==> flow/design.v <==
module ellipse_generator
#(
parameter  int  BITS_RES            = 12,             
parameter  int  BITS_RAD            = BITS_RES - 1,   
parameter  bit  USE_ALTERA_IP       = 0               
)
(
  input logic                        clk,               
  input logic                        reset,             
  input logic                        enable,            
  input logic                        run,               
  input logic         [1:0]          quadrant,          
  input logic                        ellipse_filled,    
  input logic  signed [BITS_RES-1:0] Xc,                
  input logic  signed [BITS_RES-1:0] Yc,                
  input logic  signed [BITS_RES-1:0] Xr,                
  input logic  signed [BITS_RES-1:0] Yr,                
  input logic                        ena_pause,         
  output logic                       busy,              
  output logic signed [BITS_RES:0]   X_coord,           
  output logic signed [BITS_RES:0]   Y_coord,           
  output logic                       pixel_data_rdy,    
  output logic                       ellipse_complete   
);
logic               draw_line ;
logic        [1:0]  quadrant_latch ;     
logic        [3:0]  sub_function ;     
logic               inv ;     
logic               draw_flat ;     
logic               filled ;     
logic signed   [BITS_RES-1:0]   x ;     
logic signed   [BITS_RES-1:0]   y ;     
logic signed   [BITS_RES-1:0]   xcr ;     
logic signed   [BITS_RES-1:0]   ycr ;     
logic signed   [BITS_RES-1:0]   xrr ;     
logic signed   [BITS_RES-1:0]   yrr ;     
logic signed   [BITS_RAD*3+1:0] p ;     
logic signed   [BITS_RAD*3+1:0] px ;     
logic signed   [BITS_RAD*3+1:0] py ;     
logic unsigned [BITS_RAD*2-1:0] rx2 ;     
logic unsigned [BITS_RAD*2-1:0] ry2 ;     
logic unsigned [BITS_RAD*1-1:0] alu_mult_a ;  
logic unsigned [BITS_RAD*2-1:0] alu_mult_b ;  
logic unsigned [BITS_RAD*3-1:0] alu_mult_y     ;  
logic               pixel_data_rdy_int ;     
logic               busy_int ;     
logic               ena_process ;     
logic               freeze ;     
     always_ff @(posedge clk) if (ena_process) alu_mult_y <= alu_mult_a * alu_mult_b ;
always_comb begin
   pixel_data_rdy = pixel_data_rdy_int && !ena_pause ;  
   busy           = busy_int || run ;                   
   ena_process    = enable && !(ena_pause && pixel_data_rdy_int);
end
always_ff @( posedge clk or posedge reset ) begin
   if ( reset ) begin
      draw_line          <= 1'b0  ;
      pixel_data_rdy_int <= 1'b0  ;
      busy_int           <= 1'b0  ;
      ellipse_complete   <= 1'b0  ;
      quadrant_latch     <= 2'b0  ;
      sub_function       <= 4'd0  ;  
      x                  <= 0 ;
      y                  <= 0 ;
      xcr                <= 0 ;
      ycr                <= 0 ;
      xrr                <= 0 ;
      yrr                <= 0 ;
      p                  <= 0 ;
      rx2                <= 0 ;
      ry2                <= 0 ;
      px                 <= 0 ;
      py                 <= 0 ;
      inv                <= 1'b0 ;       
      draw_flat          <= 1'b0 ;
      filled             <= 1'b0 ;
      freeze             <= 1'b0 ;
      X_coord            <= (BITS_RES)'(0);
      Y_coord            <= (BITS_RES)'(0);
      alu_mult_a         <= (BITS_RAD*1)'(0);
      alu_mult_b         <= (BITS_RAD*2)'(0);
   end
   else if ( ena_process  ) begin 
if (!freeze) begin
  if (inv==0) begin
    case ( quadrant_latch )
      4'd0 : begin
             X_coord    <=  xcr + x;
             Y_coord    <=  ycr + y;
             end
      4'd1 : begin
             X_coord    <=  xcr - x;
             Y_coord    <=  ycr + y;
             end
      4'd2 : begin
             X_coord    <=  xcr + x;
             Y_coord    <=  ycr - y;
             end
      4'd3 : begin
             X_coord    <=  xcr - x;
             Y_coord    <=  ycr - y;
             end
      endcase
  end else begin
  case ( quadrant_latch )
      4'd0 : begin
             Y_coord    <=  xcr + x;
             X_coord    <=  ycr + y;
             end
      4'd1 : begin
             Y_coord    <=  xcr + x;
             X_coord    <=  ycr - y;
             end
      4'd2 : begin
             Y_coord    <=  xcr - x;
             X_coord    <=  ycr + y;
             end
      4'd3 : begin
             Y_coord    <=  xcr - x;
             X_coord    <=  ycr - y;
             end
      endcase
  end
end else begin   
  if (((X_coord==xcr)&& !inv) || ((X_coord==ycr)&& inv) )  freeze     <= 1'b0;            
  if (((X_coord>xcr)&& !inv)  || ((X_coord>ycr)&& inv)  )  X_coord    <= X_coord - 1'b1;  
  if (((X_coord<xcr)&& !inv)  || ((X_coord<ycr)&& inv)  )  X_coord    <= X_coord + 1'b1;  
end
casez ( sub_function )
    4'd0 : begin  
      if ( run ) begin   
         quadrant_latch <= quadrant ;  
         if ( ( Xr == 0 ) && ( Yr == 0 ) ) begin  
            x                  <= 0    ;  
            y                  <= 0    ;  
            pixel_data_rdy_int <= 1'b0  ;  
            ellipse_complete   <= 1'b0  ;  
            sub_function       <= 4'd9  ;  
            draw_line          <= 1'b1  ;  
            busy_int           <= 1'b1  ;  
            xcr       <= Xc ;  
            ycr       <= Yc ;
            xrr       <= 0 ;
            yrr       <= 0 ;
            inv       <= 1'b0 ;
            draw_flat <= 1'b0 ;
            freeze    <= 1'b0 ;
         end
         else begin  
            sub_function       <= sub_function + 1'd1  ;  
            draw_line          <= 1'b1  ;  
            busy_int           <= 1'b1  ;  
            pixel_data_rdy_int <= 1'b0  ;  
            ellipse_complete   <= 1'b0  ;  
            xcr       <= Xc ;  
            ycr       <= Yc ;
            xrr       <= Xr ;
            yrr       <= Yr ;
            inv       <= 1'b0 ;
            draw_flat <= 1'b0 ;
            filled    <= ellipse_filled ;
            freeze    <= 1'b0 ;
         end  
      end  
    end  
    4'd1 : begin  
     alu_mult_a[BITS_RAD*1-1:0]          <= xrr[BITS_RAD-1:0] ;
     alu_mult_b[BITS_RAD*1-1:0]          <= xrr[BITS_RAD-1:0] ;
     alu_mult_b[BITS_RAD*2-1:BITS_RAD*1] <= 0     ;
     x                                   <= 0     ;
     y                                   <= yrr   ;
     draw_flat                           <= 1'b0  ;
     p                                   <= 0     ;
     sub_function                        <= sub_function + 1'd1  ;  
    end
    4'd2 : begin  
     alu_mult_a[BITS_RAD*1-1:0]          <= yrr[BITS_RAD-1:0] ;
     alu_mult_b[BITS_RAD*1-1:0]          <= yrr[BITS_RAD-1:0] ;
     alu_mult_b[BITS_RAD*2-1:BITS_RAD*1] <= 0     ;
     sub_function                        <= sub_function + 1'd1  ;  
    end
    4'd3 : begin  
     rx2[BITS_RAD*2-1:0]                <= alu_mult_y[BITS_RAD*2-1:0] ;  
     alu_mult_a[BITS_RAD*1-1:0]          <= yrr[BITS_RAD-1:0] ;
     alu_mult_b[BITS_RAD*2-1:0]          <= alu_mult_y[BITS_RAD*2-1:0] ;
     ry2                                 <= (BITS_RAD*2)'((alu_mult_y[BITS_RAD*2-1:0] + 2) >> 2) ;  
     px                                  <= 0     ;                                  
     sub_function                        <= sub_function + 1'd1  ;                   
    end
    4'd4 : begin  
     px                                 <= px + ry2 ;  
     ry2[BITS_RAD*2-1:0]                <= alu_mult_y[BITS_RAD*2-1:0] ;  
     sub_function                       <= sub_function + 1'd1  ;  
    end
    4'd5 : begin  
     px                                 <= px + ry2 - alu_mult_y[BITS_RAD*3-1:0] ;  
     py                                 <= (alu_mult_y[((BITS_RAD)*3-1):0]) << 1 ;  
     sub_function                       <= sub_function + 1'd1  ;  
    end
    4'd6 : begin  
     p                                  <= px  ;  
     px                                 <= 0;
              if (xrr<2) sub_function   <= sub_function + 2'd2  ;  
              else       sub_function   <= sub_function + 1'd1  ;  
    end
    4'd7 : begin  
  if (!freeze) begin
       if (px <= py) begin   
                     pixel_data_rdy_int <= 1'b1  ;  
		             x                  <= x + 1'd1 ;
		             px                 <= px + (ry2<<1);
                     if (inv && filled) freeze <= 1'b1;    
		             if (p <= 0) begin
	                             p  <= p + ry2 + (px + (ry2<<1)) ;
		                         end else begin
		                         if (!inv && filled)  freeze <= 1'b1;      
                                 y  <= y - 1'd1;
                                 py <= py - (rx2<<1);
                                 p  <= p + ry2 + (px + (ry2<<1)) - (py - (rx2<<1)) ;
                                 end
       end else begin  
          pixel_data_rdy_int <= 1'b0  ;                 
          sub_function       <= sub_function + 1'd1  ;  
       end
   end  
    end  
    4'd8 : begin  
if (!freeze) begin
if (((y<2) || draw_flat) && x <= xrr ) begin  
    draw_flat          <= 1'b1 ;       
    y                  <= 0        ;   
              if (draw_flat) begin               
              pixel_data_rdy_int <= 1'b1  ;      
              x                  <= x + 1'd1 ;   
              end
    end else begin
          if (inv) begin
                   pixel_data_rdy_int <= 1'b0  ;  
                   sub_function       <= 4'd0  ;  
                   inv                <= 1'b0  ;  
                   draw_line          <= 1'b0  ;  
                   ellipse_complete   <= 1'b1  ;
                   busy_int           <= 1'b0  ;  
          end else begin
                   pixel_data_rdy_int <= 1'b0  ;  
                   sub_function       <= 4'd1  ;  
                   inv                <= 1'b1  ;  
                   xcr                <= ycr   ;  
                   ycr                <= xcr   ;
                   xrr                <= yrr   ;  
                   yrr                <= xrr   ;
          end
     end  
    end  
    end  
    4'd9 : begin  
            pixel_data_rdy_int <= 1'b1                 ;  
            sub_function       <= sub_function + 1'd1  ;  
    end
    default : begin                 
    sub_function       <= 4'd0  ;   
    draw_line          <= 1'b0  ;   
    pixel_data_rdy_int <= 1'b0  ;  
    sub_function       <= 4'd0  ;  
    ellipse_complete   <= 1'b1  ;
    busy_int           <= 1'b0  ;  
    end
  endcase  
      if (!draw_line && !run ) begin
         pixel_data_rdy_int <= 1'b0 ;  
         ellipse_complete   <= 1'b0 ;  
         busy_int           <= 1'b0 ;  
      end
   end  
end
endmodule
======== Tool chain data of ellipse_generator ========
What the tools print for ellipse_generator, step after step.
Line numbers count from 1 in the design file above.
Operators: Yosys type, input widths -> output width; for muxes data width and select width s.
Library cell names are shortened.
The mark -- stands for no value.
set-up
  design top .............................. ellipse_generator
  clock input ............................. clk
  library ................................. sky130hd
  timing corner ........................... tt_025C_1v80

======== After elaboration ========
Counts by Yosys on the flattened word-level netlist (proc, flatten, opt, wreduce; memories kept). Register bits leave out memories and registers merged into their read ports (data or address). Print and check cells are left out.
bit counts
  bits in registers ....................... 327
  bits of input ports ..................... 56
  output and inout bits ................... 29
cells by class
  $add $sub $neg .......................... 18
  $mul .................................... 1
  $lt $le $gt $ge ......................... 9
  eq/ne operators ......................... 35
  multiplexer cells ....................... 104
  bitwise logic cells ..................... 3
  reductions and logical operators ........ 69
operators by type and width
  cell                 count
  $mul 11x22->33       1
  $mux 12              30
  $mux 35              8
  $pmux 35 s4          1
  $pmux 35 s3          1
  $pmux 13 s2          4
  $pmux 12 s4          2
  $pmux 12 s2          4
  $add 35x22->35       2
  $pmux 35 s2          1
  $mux 13              5
  $pmux 22 s2          1
  $pmux 11 s2          2
  $le 35x1->1 const B  1
  $add 35x23->35       1
  $sub 35x23->35       1
  $sub 35x33->35       1
  $add 35x35->35       1
  $sub 35x35->35       1
  $le 35x35->1         1
  $pmux 11 s3          1
  $reduce_and 6->1     5
  $mux 1               30
  $mux 4               7
  $add 12x12->13       2
  $sub 12x12->13       2
  $gt 13x12->1         2
  $lt 13x12->1         2
Not listed: further kinds 43, cells in them 119.

======== Longest topological paths ========
Depth = most cells in a row (Yosys ltp): at word level without a register or memory, in the mapped netlist without a sequential cell, where the memories' decode and read muxes count.
depth
  word-level depth ........................ 11
  ABC_AREA ................................ 0
  depth in mapped cells ................... 33

======== Mapped cells and area ========
The flow's flattened synthesis, as Yosys stat reports it; memories are mapped. The netlist is that of the ABC_AREA named above (0 if unset); the other value can give another one.
Totals and module areas in this step are rounded.
cells by type
  type      count
  dfrtp_1   293
  ha_1      388
  fa_1      211
  nand2_1   603
  o21ai_0   331
  xnor2_1   181
  inv_1     413
  a21oi_1   303
  nor2_1    314
  edfxtp_1  33
  a21o_1    105
  xor2_1    86
  and2_1    113
  clkbuf_1  184
  a31oi_1   85
  o21a_1    48
  nand3_1   66
  nand2b_1  51
Other cell types: 91; their cells: 654.
synthesis totals
  standard cells after synthesis .......... 4462
  mapped area ............................. 36900 µm²
  mapped flip-flops ....................... 326
  buffer cells ............................ 211

======== Timing after synthesis ========
OpenSTA on the mapped netlist: ideal clock, no wires. The path of least setup slack (recovery checks aside). Input and output delay are each 20% of the period. Register names are those of the netlist, which keeps one name where synthesis merged equal registers.
timing path after synthesis
  kind .................................... register to register
  from .................................... register px[1]
  to ...................................... register p[34]
  period .................................. 7.5 ns
  library setup time ...................... 0.095 ns
  arrival ................................. 6.505 ns
  path slack .............................. 0.900 ns
  path delay .............................. 6.600 ns
  driving pins on the path ................ 34
  buffers on the path ..................... 0
  synthesis period reached ................ 6.6 ns
"path delay" is the arrival time less input delay plus setup time.
"driving pins on the path" counts driving pins, that of a launching flip-flop among them; a cell with two outputs on the path counts twice.
"synthesis period reached" is the clock period less the worst setup slack; recovery checks do not enter. This is arithmetic on one report: input and output delays are still those of the set period (20% each).
The rows between start and end are the longest chain of elaborated cells between them; the timing report does not say that the signal goes this way. Where chains are equally long, one stands for them.
Each line given opens the expression or statement behind the cell; cells for indexed reads and writes are added by Yosys, which also makes memories of some case tables.
A register here has more assigning lines than the two given.
between the ends, after synthesis
  cell sequence ........................... dfrtp_1 -> ha_1 -> inv_1 -> fa_1 -> nand2b_1 -> a21oi_1 -> nor2b_1 -> a21oi_1 -> a21o_1 -> a21oi_1 -> xnor2_1 -> fa_1 -> ha_1 -> and3_1 -> o311a_1 -> a211o_1 -> a21oi_1 -> o21bai_1 -> a21oi_1 -> o21ai_0 -> xor2_1 -> ha_1 -> a21o_1 -> a21o_1 -> a2111oi_0 -> o21ai_0 -> a221oi_1 -> o21a_1 -> o21ai_0 -> a21oi_1 -> xnor3_1 -> nand2_1 -> xnor2_1 -> o31ai_1
  cells in the longest elaborated chain ... 7
RTL lines, path after synthesis
  element         RTL line  text
  from (decl)     38        logic signed   [BITS_RAD*3+1:0] px ;
  from (assign)   191       px                                 <= px + ry2 ;
  from (assign)   196       px                                 <= px + ry2 - alu_mult_y[BITS_RAD*3-1:0] ;
  $add 35x23->35  219       p  <= p + ry2 + (px + (ry2<<1)) - (py - (rx2<<1)) ;
  $add 35x35->35  219
  $sub 35x35->35  219
  $mux 35         213       if (p <= 0) begin
  $mux 35         208       if (px <= py) begin
  $mux 35         207       if (!freeze) begin
  $pmux 35 s3     129       casez ( sub_function )
  to (assign)     201       p                                  <= px  ;
  to (assign)     214       p <= p + ry2 + (px + (ry2<<1)) ;
  to (decl)       37        logic signed   [BITS_RAD*3+1:0] p ;

======== Path in the finished layout ========
Path of least setup slack in the final report of flow run B (OpenROAD, finished layout, wires in). Where an end is a register, its clock arrival counts in the times.
timing path after layout
  kind .................................... register to register
  from .................................... register ry2[0]
  to ...................................... register p[31]
  period .................................. 6.26 ns
  library setup time ...................... 0.15 ns
  arrival ................................. 7.20 ns
  path slack .............................. -0.52 ns
  driving pins on the path ................ 34
  buffers on the path ..................... 3
The rows between start and end are the longest chain of elaborated cells between them; the timing report does not say that the signal goes this way. Where chains are equally long, one stands for them.
A register here has more assigning lines than the two given.
between the ends, after layout
  cell sequence ........................... dfrtp_1 -> ha_2 -> inv_2 -> fa_2 -> nand2b_4 -> a21oi_4 -> o211ai_1 -> a31oi_2 -> or4_4 -> a31o_4 -> buf_4 -> a31oi_4 -> xnor2_2 -> fa_1 -> ha_4 -> a21oi_2 -> o21ai_2 -> o41a_1 -> buf_4 -> a21oi_2 -> buf_4 -> xnor2_4 -> ha_4 -> a21oi_2 -> o21bai_1 -> a21o_1 -> a21o_1 -> a21oi_2 -> o41ai_4 -> a21o_1 -> a21oi_2 -> xnor2_1 -> a222oi_1 -> a21oi_1
  cells in the longest elaborated chain ... 7
RTL lines, path after layout
  element         RTL line  text
  from (decl)     41        logic unsigned [BITS_RAD*2-1:0] ry2 ;
  from (assign)   186       ry2                                 <= (BITS_RAD*2)'((alu_mult_y[BITS_RAD*2-1:0] + 2) >> 2) ;
  from (assign)   192       ry2[BITS_RAD*2-1:0]                <= alu_mult_y[BITS_RAD*2-1:0] ;
  $add 35x22->35  219       p  <= p + ry2 + (px + (ry2<<1)) - (py - (rx2<<1)) ;
  $add 35x35->35  219
  $sub 35x35->35  219
  $mux 35         213       if (p <= 0) begin
  $mux 35         208       if (px <= py) begin
  $mux 35         207       if (!freeze) begin
  $pmux 35 s3     129       casez ( sub_function )
  to (assign)     201       p                                  <= px  ;
  to (assign)     214       p <= p + ry2 + (px + (ry2<<1)) ;
  to (decl)       37        logic signed   [BITS_RAD*3+1:0] p ;

Subject: flow runs of ellipse_generator

Hi,

Record of 3 stored runs of the RTL-to-layout flow on ellipse_generator, platform sky130hd. The runs are unordered. Constraints: input delay and output delay 20% of the set period each, output load 0.01 pF.
"achieved clock period" means the clock period less the worst setup slack. The figure is calculated, with input and output delays left at 20% of the set period.
Results are given in rounded form.

---- flow run A ----
settings
  ABC_AREA = 0
  CELL_PAD_IN_SITES_GLOBAL_PLACEMENT = 3
  CORE_ASPECT_RATIO = 0.67
  CORE_UTILIZATION = 68
  CTS_CLUSTER_DIAMETER = 329
  GPL_ROUTABILITY_DRIVEN = 1
  PLACE_DENSITY_LB_ADDON = 0.17
  SETUP_SLACK_MARGIN = 0.39
  SLEW_MARGIN = 0
  TNS_END_PERCENT = 100
  period_ns = 8.92
  CAP_MARGIN = 20
  CORE_MARGIN = 2
results
  did not finish, placement stopped with FLW-0024

---- flow run B ----
settings
  CORE_UTILIZATION = 57
  period_ns = 6.26
  CAP_MARGIN = 20
  CORE_MARGIN = 2
  SLEW_MARGIN = 20
results
  die size ................................ 66800 µm²
  achieved clock period ................... 6.775 ns
  post-route utilization .................. 0.673
  standard-cell area after layout ......... 43250 µm²
  total negative slack on setup checks .... -3.532 ns
  post-synthesis cell area ................ 36900 µm²
  worst slack on setup checks ............. -0.515 ns

---- flow run C ----
settings
  CTS_CLUSTER_DIAMETER = 43
  GPL_TIMING_DRIVEN = 0
  MAX_ROUTING_LAYER = met4
  period_ns = 7.5
  CAP_MARGIN = 20
  CORE_MARGIN = 2
  CORE_UTILIZATION = 40
  SLEW_MARGIN = 20
results
  die size ................................ 94710 µm²
  achieved clock period ................... 7.278 ns
  post-route utilization .................. 0.459
  standard-cell area after layout ......... 41990 µm²
  total negative slack on setup checks .... 0.000 ns
  post-synthesis cell area ................ 36900 µm²
  worst slack on setup checks ............. 0.222 ns

Regards
